==> flow/design.v <==
module alu16_top(clk, valA, valB, aluop, sub, lr, cc, result);
	input clk;
	input [15:0] valA, valB;
	input [3:0] aluop;
	input sub, lr;
	output reg [3:0] cc;
	output reg [15:0] result;
	reg [15:0] a_q, b_q;
	reg [3:0] op_q;
	reg sub_q, lr_q;
	wire [3:0] cc_w;
	wire [15:0] result_w;
	ALU alu(.valA(a_q), .valB(b_q), .aluop(op_q), .sub(sub_q), .lr(lr_q), .cc(cc_w), .result(result_w));
	always @(posedge clk) begin
		a_q <= valA;
		b_q <= valB;
		op_q <= aluop;
		sub_q <= sub;
		lr_q <= lr;
		cc <= cc_w;
		result <= result_w;
	end
endmodule

module PG_Gen(A, B, P, G);
	input A, B;
	output P, G;
	assign P = A ^ B;  
	assign G = A & B;  
endmodule
module black_cell(Pin1, Pin2, Gin1, Gin2, P, G);
	input Pin1, Pin2, Gin1, Gin2;
	output P, G;
	assign P = Pin1 & Pin2;
	assign G = Gin2 | (Pin2 & Gin1);
endmodule
module Carry_Gen(P, G, Cin, Cout);
	input P, G, Cin;
	output Cout;
	assign Cout = G | (P & Cin);
endmodule
module KSA(A, B, Cin, Sum, Cout);
	input [15:0] A, B;
	input Cin;
	output [15:0] Sum;
	output Cout;
	wire [15:0] P_st_1, G_st_1, P_A, G_A, P_B, G_B, P_C, G_C, P_D, G_D, P_E, G_E;
	wire [16:1] Carry;
	PG_Gen PG_Gen0(.A(A[0]), .B(B[0]), .P(P_st_1[0]), .G(G_st_1[0]));
	PG_Gen PG_Gen1(.A(A[1]), .B(B[1]), .P(P_st_1[1]), .G(G_st_1[1]));
	PG_Gen PG_Gen2(.A(A[2]), .B(B[2]), .P(P_st_1[2]), .G(G_st_1[2]));
	PG_Gen PG_Gen3(.A(A[3]), .B(B[3]), .P(P_st_1[3]), .G(G_st_1[3]));
	PG_Gen PG_Gen4(.A(A[4]), .B(B[4]), .P(P_st_1[4]), .G(G_st_1[4]));
	PG_Gen PG_Gen5(.A(A[5]), .B(B[5]), .P(P_st_1[5]), .G(G_st_1[5]));
	PG_Gen PG_Gen6(.A(A[6]), .B(B[6]), .P(P_st_1[6]), .G(G_st_1[6]));
	PG_Gen PG_Gen7(.A(A[7]), .B(B[7]), .P(P_st_1[7]), .G(G_st_1[7]));
	PG_Gen PG_Gen8(.A(A[8]), .B(B[8]), .P(P_st_1[8]), .G(G_st_1[8]));
	PG_Gen PG_Gen9(.A(A[9]), .B(B[9]), .P(P_st_1[9]), .G(G_st_1[9]));
	PG_Gen PG_Gen10(.A(A[10]), .B(B[10]), .P(P_st_1[10]), .G(G_st_1[10]));
	PG_Gen PG_Gen11(.A(A[11]), .B(B[11]), .P(P_st_1[11]), .G(G_st_1[11]));
	PG_Gen PG_Gen12(.A(A[12]), .B(B[12]), .P(P_st_1[12]), .G(G_st_1[12]));
	PG_Gen PG_Gen13(.A(A[13]), .B(B[13]), .P(P_st_1[13]), .G(G_st_1[13]));
	PG_Gen PG_Gen14(.A(A[14]), .B(B[14]), .P(P_st_1[14]), .G(G_st_1[14]));
	PG_Gen PG_Gen15(.A(A[15]), .B(B[15]), .P(P_st_1[15]), .G(G_st_1[15]));
	black_cell BC_A0(.Pin2(P_st_1[0]), .Gin2(G_st_1[0]), .Pin1(1'b0), .Gin1(Cin), .P(P_A[0]), .G(G_A[0]));
	black_cell BC_A1(.Pin2(P_st_1[1]), .Gin2(G_st_1[1]), .Pin1(P_st_1[0]), .Gin1(G_st_1[0]), .P(P_A[1]), .G(G_A[1]));
	black_cell BC_A2(.Pin2(P_st_1[2]), .Gin2(G_st_1[2]), .Pin1(P_st_1[1]), .Gin1(G_st_1[1]), .P(P_A[2]), .G(G_A[2]));
	black_cell BC_A3(.Pin2(P_st_1[3]), .Gin2(G_st_1[3]), .Pin1(P_st_1[2]), .Gin1(G_st_1[2]), .P(P_A[3]), .G(G_A[3]));
	black_cell BC_A4(.Pin2(P_st_1[4]), .Gin2(G_st_1[4]), .Pin1(P_st_1[3]), .Gin1(G_st_1[3]), .P(P_A[4]), .G(G_A[4]));
	black_cell BC_A5(.Pin2(P_st_1[5]), .Gin2(G_st_1[5]), .Pin1(P_st_1[4]), .Gin1(G_st_1[4]), .P(P_A[5]), .G(G_A[5]));
	black_cell BC_A6(.Pin2(P_st_1[6]), .Gin2(G_st_1[6]), .Pin1(P_st_1[5]), .Gin1(G_st_1[5]), .P(P_A[6]), .G(G_A[6]));
	black_cell BC_A7(.Pin2(P_st_1[7]), .Gin2(G_st_1[7]), .Pin1(P_st_1[6]), .Gin1(G_st_1[6]), .P(P_A[7]), .G(G_A[7]));
	black_cell BC_A8(.Pin2(P_st_1[8]), .Gin2(G_st_1[8]), .Pin1(P_st_1[7]), .Gin1(G_st_1[7]), .P(P_A[8]), .G(G_A[8]));
	black_cell BC_A9(.Pin2(P_st_1[9]), .Gin2(G_st_1[9]), .Pin1(P_st_1[8]), .Gin1(G_st_1[8]), .P(P_A[9]), .G(G_A[9]));
	black_cell BC_A10(.Pin2(P_st_1[10]), .Gin2(G_st_1[10]), .Pin1(P_st_1[9]), .Gin1(G_st_1[9]), .P(P_A[10]), .G(G_A[10]));
	black_cell BC_A11(.Pin2(P_st_1[11]), .Gin2(G_st_1[11]), .Pin1(P_st_1[10]), .Gin1(G_st_1[10]), .P(P_A[11]), .G(G_A[11]));
	black_cell BC_A12(.Pin2(P_st_1[12]), .Gin2(G_st_1[12]), .Pin1(P_st_1[11]), .Gin1(G_st_1[11]), .P(P_A[12]), .G(G_A[12]));
	black_cell BC_A13(.Pin2(P_st_1[13]), .Gin2(G_st_1[13]), .Pin1(P_st_1[12]), .Gin1(G_st_1[12]), .P(P_A[13]), .G(G_A[13]));
	black_cell BC_A14(.Pin2(P_st_1[14]), .Gin2(G_st_1[14]), .Pin1(P_st_1[13]), .Gin1(G_st_1[13]), .P(P_A[14]), .G(G_A[14]));
	black_cell BC_A15(.Pin2(P_st_1[15]), .Gin2(G_st_1[15]), .Pin1(P_st_1[14]), .Gin1(G_st_1[14]), .P(P_A[15]), .G(G_A[15]));
	black_cell BC_B1(.Pin2(P_A[1]), .Gin2(G_A[1]), .Pin1(1'b0), .Gin1(Cin), .P(P_B[1]), .G(G_B[1]));
	black_cell BC_B2(.Pin2(P_A[2]), .Gin2(G_A[2]), .Pin1(P_A[0]), .Gin1(G_A[0]), .P(P_B[2]), .G(G_B[2]));
	black_cell BC_B3(.Pin2(P_A[3]), .Gin2(G_A[3]), .Pin1(P_A[1]), .Gin1(G_A[1]), .P(P_B[3]), .G(G_B[3]));
	black_cell BC_B4(.Pin2(P_A[4]), .Gin2(G_A[4]), .Pin1(P_A[2]), .Gin1(G_A[2]), .P(P_B[4]), .G(G_B[4]));
	black_cell BC_B5(.Pin2(P_A[5]), .Gin2(G_A[5]), .Pin1(P_A[3]), .Gin1(G_A[3]), .P(P_B[5]), .G(G_B[5]));
	black_cell BC_B6(.Pin2(P_A[6]), .Gin2(G_A[6]), .Pin1(P_A[4]), .Gin1(G_A[4]), .P(P_B[6]), .G(G_B[6]));
	black_cell BC_B7(.Pin2(P_A[7]), .Gin2(G_A[7]), .Pin1(P_A[5]), .Gin1(G_A[5]), .P(P_B[7]), .G(G_B[7]));
	black_cell BC_B8(.Pin2(P_A[8]), .Gin2(G_A[8]), .Pin1(P_A[6]), .Gin1(G_A[6]), .P(P_B[8]), .G(G_B[8]));
	black_cell BC_B9(.Pin2(P_A[9]), .Gin2(G_A[9]), .Pin1(P_A[7]), .Gin1(G_A[7]), .P(P_B[9]), .G(G_B[9]));
	black_cell BC_B10(.Pin2(P_A[10]), .Gin2(G_A[10]), .Pin1(P_A[8]), .Gin1(G_A[8]), .P(P_B[10]), .G(G_B[10]));
	black_cell BC_B11(.Pin2(P_A[11]), .Gin2(G_A[11]), .Pin1(P_A[9]), .Gin1(G_A[9]), .P(P_B[11]), .G(G_B[11]));
	black_cell BC_B12(.Pin2(P_A[12]), .Gin2(G_A[12]), .Pin1(P_A[10]), .Gin1(G_A[10]), .P(P_B[12]), .G(G_B[12]));
	black_cell BC_B13(.Pin2(P_A[13]), .Gin2(G_A[13]), .Pin1(P_A[11]), .Gin1(G_A[11]), .P(P_B[13]), .G(G_B[13]));
	black_cell BC_B14(.Pin2(P_A[14]), .Gin2(G_A[14]), .Pin1(P_A[12]), .Gin1(G_A[12]), .P(P_B[14]), .G(G_B[14]));
	black_cell BC_B15(.Pin2(P_A[15]), .Gin2(G_A[15]), .Pin1(P_A[13]), .Gin1(G_A[13]), .P(P_B[15]), .G(G_B[15]));
	black_cell BC_C3(.Pin2(P_B[3]), .Gin2(G_B[3]), .Pin1(1'b0), .Gin1(Cin), .P(P_C[3]), .G(G_C[3]));
	black_cell BC_C4(.Pin2(P_B[4]), .Gin2(G_B[4]), .Pin1(P_A[0]), .Gin1(G_A[0]), .P(P_C[4]), .G(G_C[4]));
	black_cell BC_C5(.Pin2(P_B[5]), .Gin2(G_B[5]), .Pin1(P_B[1]), .Gin1(G_B[1]), .P(P_C[5]), .G(G_C[5]));
	black_cell BC_C6(.Pin2(P_B[6]), .Gin2(G_B[6]), .Pin1(P_B[2]), .Gin1(G_B[2]), .P(P_C[6]), .G(G_C[6]));
	black_cell BC_C7(.Pin2(P_B[7]), .Gin2(G_B[7]), .Pin1(P_B[3]), .Gin1(G_B[3]), .P(P_C[7]), .G(G_C[7]));
	black_cell BC_C8(.Pin2(P_B[8]), .Gin2(G_B[8]), .Pin1(P_B[4]), .Gin1(G_B[4]), .P(P_C[8]), .G(G_C[8]));
	black_cell BC_C9(.Pin2(P_B[9]), .Gin2(G_B[9]), .Pin1(P_B[5]), .Gin1(G_B[5]), .P(P_C[9]), .G(G_C[9]));
	black_cell BC_C10(.Pin2(P_B[10]), .Gin2(G_B[10]), .Pin1(P_B[6]), .Gin1(G_B[6]), .P(P_C[10]), .G(G_C[10]));
	black_cell BC_C11(.Pin2(P_B[11]), .Gin2(G_B[11]), .Pin1(P_B[7]), .Gin1(G_B[7]), .P(P_C[11]), .G(G_C[11]));
	black_cell BC_C12(.Pin2(P_B[12]), .Gin2(G_B[12]), .Pin1(P_B[8]), .Gin1(G_B[8]), .P(P_C[12]), .G(G_C[12]));
	black_cell BC_C13(.Pin2(P_B[13]), .Gin2(G_B[13]), .Pin1(P_B[9]), .Gin1(G_B[9]), .P(P_C[13]), .G(G_C[13]));
	black_cell BC_C14(.Pin2(P_B[14]), .Gin2(G_B[14]), .Pin1(P_B[10]), .Gin1(G_B[10]), .P(P_C[14]), .G(G_C[14]));
	black_cell BC_C15(.Pin2(P_B[15]), .Gin2(G_B[15]), .Pin1(P_B[11]), .Gin1(G_B[11]), .P(P_C[15]), .G(G_C[15]));
	black_cell BC_D7(.Pin2(P_C[7]), .Gin2(G_C[7]), .Pin1(1'b0), .Gin1(Cin), .P(P_D[7]), .G(G_D[7]));
	black_cell BC_D8(.Pin2(P_C[8]), .Gin2(G_C[8]), .Pin1(P_A[0]), .Gin1(G_A[0]), .P(P_D[8]), .G(G_D[8]));
	black_cell BC_D9(.Pin2(P_C[9]), .Gin2(G_C[9]), .Pin1(P_B[1]), .Gin1(G_B[1]), .P(P_D[9]), .G(G_D[9]));
	black_cell BC_D10(.Pin2(P_C[10]), .Gin2(G_C[10]), .Pin1(P_B[2]), .Gin1(G_B[2]), .P(P_D[10]), .G(G_D[10]));
	black_cell BC_D11(.Pin2(P_C[11]), .Gin2(G_C[11]), .Pin1(P_C[3]), .Gin1(G_C[3]), .P(P_D[11]), .G(G_D[11]));
	black_cell BC_D12(.Pin2(P_C[12]), .Gin2(G_C[12]), .Pin1(P_C[4]), .Gin1(G_C[4]), .P(P_D[12]), .G(G_D[12]));
	black_cell BC_D13(.Pin2(P_C[13]), .Gin2(G_C[13]), .Pin1(P_C[5]), .Gin1(G_C[5]), .P(P_D[13]), .G(G_D[13]));
	black_cell BC_D14(.Pin2(P_C[14]), .Gin2(G_C[14]), .Pin1(P_C[6]), .Gin1(G_C[6]), .P(P_D[14]), .G(G_D[14]));
	black_cell BC_D15(.Pin2(P_C[15]), .Gin2(G_C[15]), .Pin1(P_C[7]), .Gin1(G_C[7]), .P(P_D[15]), .G(G_D[15]));
	black_cell BC_E15(.Pin2(P_D[15]), .Gin2(G_D[15]), .Pin1(1'b0), .Gin1(Cin), .P(P_E[15]), .G(G_E[15]));
	Carry_Gen carry_1(.P(P_A[0]), .G(G_A[0]), .Cin(Cin), .Cout(Carry[1]));
	Carry_Gen carry_2(.P(P_B[1]), .G(G_B[1]), .Cin(Cin), .Cout(Carry[2]));
	Carry_Gen carry_3(.P(P_B[2]), .G(G_B[2]), .Cin(Cin), .Cout(Carry[3]));
	Carry_Gen carry_4(.P(P_C[3]), .G(G_C[3]), .Cin(Cin), .Cout(Carry[4]));
	Carry_Gen carry_5(.P(P_C[4]), .G(G_C[4]), .Cin(Cin), .Cout(Carry[5]));
	Carry_Gen carry_6(.P(P_C[5]), .G(G_C[5]), .Cin(Cin), .Cout(Carry[6]));
	Carry_Gen carry_7(.P(P_C[6]), .G(G_C[6]), .Cin(Cin), .Cout(Carry[7]));
	Carry_Gen carry_8(.P(P_D[7]), .G(G_D[7]), .Cin(Cin), .Cout(Carry[8]));
	Carry_Gen carry_9(.P(P_D[8]), .G(G_D[8]), .Cin(Cin), .Cout(Carry[9]));
	Carry_Gen carry_10(.P(P_D[9]), .G(G_D[9]), .Cin(Cin), .Cout(Carry[10]));
	Carry_Gen carry_11(.P(P_D[10]), .G(G_D[10]), .Cin(Cin), .Cout(Carry[11]));
	Carry_Gen carry_12(.P(P_D[11]), .G(G_D[11]), .Cin(Cin), .Cout(Carry[12]));
	Carry_Gen carry_13(.P(P_D[12]), .G(G_D[12]), .Cin(Cin), .Cout(Carry[13]));
	Carry_Gen carry_14(.P(P_D[13]), .G(G_D[13]), .Cin(Cin), .Cout(Carry[14]));
	Carry_Gen carry_15(.P(P_D[14]), .G(G_D[14]), .Cin(Cin), .Cout(Carry[15]));
	Carry_Gen carry_16(.P(P_D[15]), .G(G_D[15]), .Cin(Cin), .Cout(Carry[16]));
	assign Sum[0] = Cin ^ P_st_1[0];
	assign Sum[1] = Carry[1] ^ P_st_1[1];
	assign Sum[2] = Carry[2] ^ P_st_1[2];
	assign Sum[3] = Carry[3] ^ P_st_1[3];
	assign Sum[4] = Carry[4] ^ P_st_1[4];
	assign Sum[5] = Carry[5] ^ P_st_1[5];
	assign Sum[6] = Carry[6] ^ P_st_1[6];
	assign Sum[7] = Carry[7] ^ P_st_1[7];
	assign Sum[8] = Carry[8] ^ P_st_1[8];
	assign Sum[9] = Carry[9] ^ P_st_1[9];
	assign Sum[10] = Carry[10] ^ P_st_1[10];
	assign Sum[11] = Carry[11] ^ P_st_1[11];
	assign Sum[12] = Carry[12] ^ P_st_1[12];
	assign Sum[13] = Carry[13] ^ P_st_1[13];
	assign Sum[14] = Carry[14] ^ P_st_1[14];
	assign Sum[15] = Carry[15] ^ P_st_1[15];
	assign Cout = Carry[16];
endmodule
module Shifter(shift, lr, in, out);
	input [3:0] shift;
	input lr;
	input [15:0] in;
	output [15:0] out;
	wire [15:0] st1, st2, st3;
	assign st1 = shift[0]? (lr? {in[14:0], 1'b0}:{in[15], in[15:1]}) : in[15:0];
	assign st2 = shift[1]? (lr? {st1[13:0], 2'b00}:{st1[15], st1[15], st1[15:2]}) : st1[15:0];
	assign st3 = shift[2]? (lr? {st2[11:0], 4'b0000}:{st2[15], st2[15], st2[15], st2[15], st2[15:4]}) : st2[15:0];
	assign out = shift[3]? 
	(lr? {st3[7:0], 8'b00000000}:{st3[15], st3[15], st3[15], st3[15], st3[15], st3[15], st3[15], st3[15], st3[15:8]}) : st3[15:0];
endmodule
module LShifter(shift, lr, in, out);
	input [3:0] shift;
	input lr;
	input [15:0] in;
	output [15:0] out;
	wire [15:0] st1, st2, st3;
	assign st1 = shift[0]? (lr? {in[14:0], 1'b0}:{1'b0, in[15:1]}) : in[15:0];
	assign st2 = shift[1]? (lr? {st1[13:0], 2'b00}:{2'b00, st1[15:2]}) : st1[15:0];
	assign st3 = shift[2]? (lr? {st2[11:0], 4'b0000}:{4'b0000, st2[15:4]}) : st2[15:0];
	assign out = shift[3]? 
	(lr? {st3[7:0], 8'b00000000}:{8'b00000000, st3[15:8]}) : st3[15:0];
endmodule
module Rotator(shift, lr, in, out);
	input [3:0] shift;
	input lr;
	input [15:0] in;
	output [15:0] out;
	wire [15:0] st1, st2, st3;
	assign st1 = shift[0]? (lr? {in[14:0], in[15]}:{in[0], in[15:1]}) : in[15:0];
	assign st2 = shift[1]? (lr? {st1[13:0], st1[15:14]}:{st1[1:0], st1[15:2]}) : st1[15:0];
	assign st3 = shift[2]? (lr? {st2[11:0], st2[15:12]}:{st2[3:0], st2[15:4]}) : st2[15:0];
	assign out = shift[3]? (lr? {st3[7:0], st3[15:8]}:{st3[7:0], st3[15:8]}) : st3[15:0];
endmodule
module ALU(valA, valB, aluop, sub, lr, cc, result);
	input [15:0] valA;
	input [15:0] valB;
	input [3:0] aluop;  
	input sub;  
	input lr;  
	output [3:0] cc;  
	output [15:0] result;
	wire [15:0] and16b, or16b, not16b, xor16b, ashift_out, lshift_out, rotate_out, add_out, svalB, result;  
	wire shift_co, add_co;
	wire [3:0] cc;
	wire N, Z, C, V;  
	assign and16b = valA & valB;
	assign or16b = valA | valB;
	assign not16b = ~valA;
	assign xor16b = valA ^ valB;
	Shifter arith_shifter(.shift(valB[3:0]), .lr(lr), .in(valA), .out(ashift_out));  
	LShifter logic_shifter(.shift(valB[3:0]), .lr(lr), .in(valA), .out(lshift_out));  
	Rotator rotator(.shift(valB[3:0]), .lr(lr), .in(valA), .out(rotate_out));
	assign svalB = sub ? ~valB : valB;
	KSA ksadder(.A(valA), .B(svalB), .Cin(sub), .Sum(add_out), .Cout(add_co));
	assign result = 
		(aluop == 4'b0000) ? add_out :  
		(aluop == 4'b0001) ? ashift_out :  
		(aluop == 4'b0010) ? lshift_out :  
		(aluop == 4'b0011) ? rotate_out :  
		(aluop == 4'b0100) ? and16b :  
		(aluop == 4'b0101) ? or16b :  
		(aluop == 4'b0110) ? not16b :  
		(aluop == 4'b0111) ? xor16b :  
		16'b0;  
	assign N = result[15];  
	assign Z = ~|result;  
	assign C = (aluop == 4'b0000) & add_co;  
	assign V = ((aluop == 4'b0001) | (aluop == 4'b0010) | (aluop == 4'b0011)) ? 
					lr & (valA > result) : 1'b0;
	assign cc = {N, Z, C, V};
endmodule
# Step by step through the tools: alu16_top
# Each step is given for the RTL above and for the edited RTL.
# Lines under "orig" count in the file above, lines under "edited" in the edited file.
# "delta" is "edited" less "orig", of the values as shown; "rel_change_pct" is that difference over "orig", in percent.
# Cell names lack the library's common part.
# A cell with -- has no value.
dict set report design {
  top_module {alu16_top}
  clk_port {clk}
  library {sky130hd}
  lib_corner {tt_025C_1v80}
}

# The edit
# The edit as a unified diff against the file above.
# This change comes from a script, not from a designer. The edited design behaves differently; no optimisation was intended.
# begin of diff
@@ -22,5 +22,4 @@
 	end
 endmodule
-
 module PG_Gen(A, B, P, G);
 	input A, B;
@@ -157,5 +156,5 @@
 	output [15:0] out;
 	wire [15:0] st1, st2, st3;
-	assign st1 = shift[0]? (lr? {in[14:0], 1'b0}:{in[15], in[15:1]}) : in[15:0];
+	assign st1 = shift[0]? ({in[14:0], 1'b0}) : in[15:0];
 	assign st2 = shift[1]? (lr? {st1[13:0], 2'b00}:{st1[15], st1[15], st1[15:2]}) : st1[15:0];
 	assign st3 = shift[2]? (lr? {st2[11:0], 4'b0000}:{st2[15], st2[15], st2[15], st2[15], st2[15:4]}) : st2[15:0];
# end of diff

# Elaborated design
# Counts by Yosys on the flattened word-level netlist (proc, flatten, opt, wreduce; memories kept). Register bits leave out memories and registers merged into their read ports (data or address); mux counts leave out enables and synchronous resets folded into registers. Print and check cells are left out. Cells with the same type and inputs are merged into one.
# item orig edited delta rel_change_pct
set bits {}
lappend bits {regBits 58 58 0 0.00}
lappend bits {inputBits 39 39 0 0.00}
lappend bits {word_cells 254 253 -1 -0.39}
# item orig edited delta rel_change_pct
set classes {}
lappend classes {cmp 1 1 0 0.00}
lappend classes {eq_ne 7 7 0 0.00}
lappend classes {muxes 32 31 -1 -3.12}
lappend classes {n_logic 203 203 0 0.00}
lappend classes {reduce_and_logical 3 3 0 0.00}
# cell orig edited delta rel_change_pct
set ops {}
lappend ops {{two-way mux 16 bit} 32 31 -1 -3.12}
lappend ops {{AND 1 bit} 110 110 0 0.00}
lappend ops {{OR 1 bit} 56 56 0 0.00}
lappend ops {{XOR 1 bit} 32 32 0 0.00}
lappend ops {{== test 4 x 3 -> 1 bit with constant B} 4 4 0 0.00}
lappend ops {{== test 4 x 2 -> 1 bit with constant B} 2 2 0 0.00}
lappend ops {{inverter 16 bit} 2 2 0 0.00}
lappend ops {{AND 16 bit} 1 1 0 0.00}
lappend ops {{== test 4 x 1 -> 1 bit with constant B} 1 1 0 0.00}
lappend ops {{> comparator 16 bit} 1 1 0 0.00}
lappend ops {{zero test 1 bit} 1 1 0 0.00}
lappend ops {{zero test 4 bit} 1 1 0 0.00}
lappend ops {{OR 16 bit} 1 1 0 0.00}
lappend ops {{OR reduction 16 bit} 1 1 0 0.00}
lappend ops {{XOR 16 bit} 1 1 0 0.00}

# Logic depth
# Longest topological path by Yosys (ltp), each cell counted once; first at word level (registers and memories cut), then after technology mapping (sequential cells cut; the memories' decode and read muxes count).
# item orig edited delta rel_change_pct
set logic_depth {}
lappend logic_depth {depth_word 15 15 0 0.00}
lappend logic_depth {abc_area 0 0 -- --}
lappend logic_depth {mapped_depth 23 23 0 0.00}
lappend logic_depth {mapped_depth_nobuf 20 19 -1 -5.00}

# Netlist
# The flow's flattened synthesis, as Yosys stat reports it; memories are mapped. The netlist is that of the ABC_AREA named above (0 if unset); the other value can give another one.
# type orig edited delta rel_change_pct
set types {}
lappend types {o21ai_0 41 64 23 56.10}
lappend types {nand2_1 53 75 22 41.51}
lappend types {mux4_2 13 26 13 100.00}
lappend types {mux2_2 3 15 12 400.00}
lappend types {o211ai_1 7 17 10 142.86}
lappend types {a211oi_1 25 32 7 28.00}
lappend types {nor4_1 9 2 -7 -77.78}
lappend types {and2_1 5 12 7 140.00}
lappend types {mux2i_1 42 36 -6 -14.29}
lappend types {clkbuf_1 30 36 6 20.00}
lappend types {xor2_1 19 25 6 31.58}
lappend types {a2111oi_0 2 8 6 300.00}
lappend types {a22o_1 0 6 6 --}
lappend types {nor2b_1 8 13 5 62.50}
lappend types {a211o_1 7 2 -5 -71.43}
lappend types {a221oi_1 5 10 5 100.00}
lappend types {o31ai_1 5 10 5 100.00}
lappend types {buf_2 25 29 4 16.00}
# The list need not be complete.
# item orig edited delta rel_change_pct
set mapped {}
lappend mapped {mapped_cells 854 963 109 12.76}
lappend mapped {mapped_area_mm2 0.0067202 0.0076373 0.0009171 13.65}
lappend mapped {seqArea_mm2 0.0011411 0.0011411 0.0000000 0.00}
lappend mapped {flip_flops 57 57 0 0.00}
lappend mapped {buffers 73 86 13 17.81}
# The figures by module come from a second, unflattened synthesis with its own total; it is not the netlist above.
# item orig edited delta rel_change_pct
set unflattened {}
lappend unflattened {cells_unflattened 1210 1187 -23 -1.90}
lappend unflattened {area_unflattened_mm2 0.0094841 0.0094716 -0.0000125 -0.13}
# Each row is one instance without its submodules.
# mod n_inst n_cells area_mm2
set by_module_orig {}
lappend by_module_orig {ALU 1 352 0.0025487}
lappend by_module_orig {Shifter 1 244 0.0017154}
lappend by_module_orig {LShifter 1 222 0.0016128}
lappend by_module_orig {Rotator 1 179 0.0012525}
lappend by_module_orig {alu16_top 1 58 0.0011611}
lappend by_module_orig {black_cell 53 2 0.0000138}
lappend by_module_orig {PG_Gen 16 1 0.0000125}
lappend by_module_orig {KSA 1 17 0.0001439}
lappend by_module_orig {Carry_Gen 16 1 0.0000075}
# mod n_inst n_cells area_mm2
set by_module_edited {}
lappend by_module_edited {ALU 1 352 0.0025487}
lappend by_module_edited {Shifter 1 221 0.0017029}
lappend by_module_edited {LShifter 1 222 0.0016128}
lappend by_module_edited {Rotator 1 179 0.0012525}
lappend by_module_edited {alu16_top 1 58 0.0011611}
lappend by_module_edited {black_cell 53 2 0.0000138}
lappend by_module_edited {PG_Gen 16 1 0.0000125}
lappend by_module_edited {KSA 1 17 0.0001439}
lappend by_module_edited {Carry_Gen 16 1 0.0000075}

# Timing after synthesis
# OpenSTA on the mapped netlist: ideal clock, no wires. The path of least setup slack (recovery checks aside). Input and output delay are each 20% of the period. Register names are those of the netlist, which keeps one name where synthesis merged equal registers.
# item orig edited delta rel_change_pct
set synth_path {}
lappend synth_path {path_type {flip-flop to flip-flop} {flip-flop to flip-flop} -- --}
lappend synth_path {from {register b_q[2]} {register sub_q} -- --}
lappend synth_path {to {register cc[0]} {register cc[0]} -- --}
lappend synth_path {clock_period_ns 4.7 4.7 0.0 0.00}
lappend synth_path {launch_ns 0.000 0.000 0.000 --}
lappend synth_path {arrival_time_ns 4.067 4.402 0.335 8.24}
lappend synth_path {required_ns 4.581 4.569 -0.012 -0.26}
lappend synth_path {slack_ns 0.514 0.167 -0.347 --}
lappend synth_path {path_delay_ns 4.186 4.533 0.347 8.29}
lappend synth_path {path_stages 23 22 -1 -4.35}
lappend synth_path {path_buffers 3 2 -1 -33.33}
lappend synth_path {period_less_setup_slack_ns 4.186 4.533 0.347 8.29}
# "path_delay_ns" is the arrival time less input delay plus setup time.
# "path_stages": output pins that drive a net of the path, with the launching flip-flop's if there is one; two outputs of one cell count as two.
# "period_less_setup_slack_ns" = period - worst setup slack (recovery checks aside). The figure is calculated, with input and output delays left at 20% of the set period.
dict set report synth_via_orig {
  cell_sequence {dfxtp_1 -> buf_2 -> buf_2 -> buf_1 -> xor2_1 -> ha_1 -> nand3_1 -> o221ai_1 -> xnor2_1 -> o211ai_1 -> a21oi_1 -> o22ai_1 -> inv_1 -> ha_1 -> nand4_1 -> nor2_1 -> a211o_1 -> a21o_1 -> a21o_1 -> a21oi_1 -> o21ai_0 -> a211oi_1 -> nor2_1}
  cells_between 89
  cone_lines 39
  cone_classes {compare (1); mux (17); logic (71)}
}
# item line_no
set synth_rtl_orig {}
lappend synth_rtl_orig {{start: declaration} 8} ;# reg [15:0] a_q, b_q;
lappend synth_rtl_orig {{start: assignment} 16} ;# b_q <= valB;
lappend synth_rtl_orig {{end: assignment} 20} ;# cc <= cc_w;
lappend synth_rtl_orig {{end: declaration} 6} ;# output reg [3:0] cc;
# orig: No chain of elaborated cells between the ends is given.
dict set report synth_via_edited {
  cell_sequence {dfxtp_1 -> clkbuf_1 -> clkbuf_1 -> xor2_1 -> ha_1 -> o21ai_0 -> a211oi_1 -> a21oi_1 -> xnor2_1 -> a2111oi_2 -> a21oi_1 -> inv_1 -> ha_1 -> a21o_1 -> a21o_1 -> a21o_1 -> a21oi_1 -> nor2b_1 -> o21ai_0 -> nand2b_1 -> a221oi_1 -> a2111oi_0}
  cells_between 183
  cone_lines 23
  cone_classes {compare (1); mux (2); logic (180)}
}
# item line_no
set synth_rtl_edited {}
lappend synth_rtl_edited {{start: declaration} 10} ;# reg sub_q, lr_q;
lappend synth_rtl_edited {{start: assignment} 18} ;# sub_q <= sub;
lappend synth_rtl_edited {{end: assignment} 20} ;# cc <= cc_w;
lappend synth_rtl_edited {{end: declaration} 6} ;# output reg [3:0] cc;
# edited: No chain of elaborated cells between the ends is given.

# Worst path after layout
# Path of least setup slack in the final report of each run of pair A (OpenROAD, finished layout, wires in). Where an end is a register, its clock arrival counts in the times.
# item orig edited delta rel_change_pct
set layout_path {}
lappend layout_path {path_type {flip-flop to flip-flop} {flip-flop to flip-flop} -- --}
lappend layout_path {from {register b_q[2]} {register lr_q} -- --}
lappend layout_path {to {register cc[0]} {register cc[0]} -- --}
lappend layout_path {clock_period_ns 4.55 4.55 0.00 0.00}
lappend layout_path {launch_ns 0.34 0.34 0.00 0.00}
lappend layout_path {arrival_time_ns 4.53 4.39 -0.14 -3.09}
lappend layout_path {required_ns 4.78 4.76 -0.02 -0.42}
lappend layout_path {slack_ns 0.25 0.37 0.12 --}
lappend layout_path {path_stages 19 18 -1 -5.26}
lappend layout_path {path_buffers 0 1 1 --}
# Between the ends stands the longest chain of elaborated cells between them, by number of cells; it is not shown to be the way that was timed. Of several equally long chains one is given.
# A line is the first line of the expression or statement that the cell stems from. Yosys adds cells for indexed reads and writes and turns some case tables into memories.
dict set report layout_via_orig {
  cell_sequence {dfxtp_1 -> inv_1 -> ha_1 -> mux4_2 -> a211o_1 -> o221a_1 -> nor2_1 -> o221ai_1 -> inv_1 -> ha_1 -> a21o_1 -> a21o_1 -> a211o_1 -> a21o_1 -> a21o_1 -> a21oi_1 -> o21ai_0 -> a211oi_1 -> nor2_1}
  cells_between 89
  cone_lines 39
  cone_classes {compare (1); mux (17); logic (71)}
}
# item line_no
set layout_rtl_orig {}
lappend layout_rtl_orig {{start: declaration} 8} ;# reg [15:0] a_q, b_q;
lappend layout_rtl_orig {{start: assignment} 16} ;# b_q <= valB;
lappend layout_rtl_orig {{end: assignment} 20} ;# cc <= cc_w;
lappend layout_rtl_orig {{end: declaration} 6} ;# output reg [3:0] cc;
# orig: No chain of elaborated cells between the ends is given.
dict set report layout_via_edited {
  cell_sequence {dfxtp_4 -> buf_4 -> mux2i_1 -> a2111oi_0 -> nor2_1 -> a311oi_1 -> o311a_1 -> inv_1 -> ha_1 -> a21o_1 -> a21o_1 -> a21o_1 -> a21oi_1 -> nor2b_1 -> o21ai_0 -> nand2b_1 -> a221oi_1 -> a2111oi_1}
  elab_chain_len 13
  cells_between 27
  cone_lines 18
  cone_classes {compare (1); mux (25); logic (1)}
}
# item line_no
set layout_rtl_edited {}
lappend layout_rtl_edited {{start: declaration} 10} ;# reg sub_q, lr_q;
lappend layout_rtl_edited {{start: assignment} 19} ;# lr_q <= lr;
lappend layout_rtl_edited {{two-way mux 16 bit x2} 182} ;# assign st1 = shift[0]? (lr? {in[14:0], in[15]}:{in[0], in[15:1]}) : in[15:0];
lappend layout_rtl_edited {{two-way mux 16 bit x2} 183} ;# assign st2 = shift[1]? (lr? {st1[13:0], st1[15:14]}:{st1[1:0], st1[15:2]}) : st1[15:0];
lappend layout_rtl_edited {{two-way mux 16 bit x2} 184} ;# assign st3 = shift[2]? (lr? {st2[11:0], st2[15:12]}:{st2[3:0], st2[15:4]}) : st2[15:0];
lappend layout_rtl_edited {{two-way mux 16 bit} 185} ;# assign out = shift[3]? (lr? {st3[7:0], st3[15:8]}:{st3[7:0], st3[15:8]}) : st3[15:0];
lappend layout_rtl_edited {{two-way mux 16 bit} 212} ;# (aluop == 4'b0011) ? rotate_out :
lappend layout_rtl_edited {{two-way mux 16 bit} 211} ;# (aluop == 4'b0010) ? lshift_out :
lappend layout_rtl_edited {{two-way mux 16 bit} 210} ;# (aluop == 4'b0001) ? ashift_out :
lappend layout_rtl_edited {{two-way mux 16 bit} 209} ;# (aluop == 4'b0000) ? add_out :
lappend layout_rtl_edited {{> comparator 16 bit} 222} ;# lr & (valA > result) : 1'b0;
lappend layout_rtl_edited {{AND 1 bit} 222}
lappend layout_rtl_edited {{end: assignment} 20} ;# cc <= cc_w;
lappend layout_rtl_edited {{end: declaration} 6} ;# output reg [3:0] cc;

# Measured runs
# Both versions went through the flow (Yosys, OpenROAD) with the same settings in each pair. Constraints: input delay and output delay 20% of the set period each, output load 0.01 pF.
dict set report settings_pair_A {
  period_ns 4.55
  CAP_MARGIN 20
  CORE_MARGIN 2
  CORE_UTILIZATION 40
  SLEW_MARGIN 20
}
# item orig edited delta rel_change_pct
set measured_pair_A {}
lappend measured_pair_A {yosys.chip_area_mm2 0.0067202 0.0076373 0.0009171 13.65}
lappend measured_pair_A {design.die.area_mm2 0.017853 0.0202152 0.0023622 13.23}
lappend measured_pair_A {finalCellArea_mm2 0.0081291 0.0089986 0.0008695 10.70}
lappend measured_pair_A {fin_ws_ns 0.254 0.369 0.115 --}
lappend measured_pair_A {timing.hold.ws_ns 0.799 0.766 -0.033 --}
lappend measured_pair_A {timing.achieved_period_ns 4.296 4.181 -0.115 -2.68}
dict set report settings_pair_B {
  CELL_PAD_IN_SITES_DETAIL_PLACEMENT 2
  CORE_UTILIZATION 38
  GPL_ROUTABILITY_DRIVEN 1
  GPL_TIMING_DRIVEN 0
  MAX_ROUTING_LAYER {met5}
  PLACE_DENSITY_LB_ADDON 0.05
  SLEW_MARGIN 5
  TNS_END_PERCENT 20
  period_ns 6.65
  CAP_MARGIN 20
  CORE_MARGIN 2
}
# item orig edited delta rel_change_pct
set measured_pair_B {}
lappend measured_pair_B {yosys.chip_area_mm2 0.0067202 0.0076373 0.0009171 13.65}
lappend measured_pair_B {design.die.area_mm2 0.0187649 0.0212489 0.0024840 13.24}
lappend measured_pair_B {finalCellArea_mm2 0.0079051 0.0088935 0.0009884 12.50}
lappend measured_pair_B {fin_ws_ns 0.208 0.331 0.123 --}
lappend measured_pair_B {timing.hold.ws_ns 0.861 0.851 -0.010 --}
lappend measured_pair_B {timing.achieved_period_ns 6.442 6.319 -0.123 -1.91}
# "timing.achieved_period_ns" = clock period - worst setup slack. The figure is calculated, with input and output delays left at 20% of the set period.
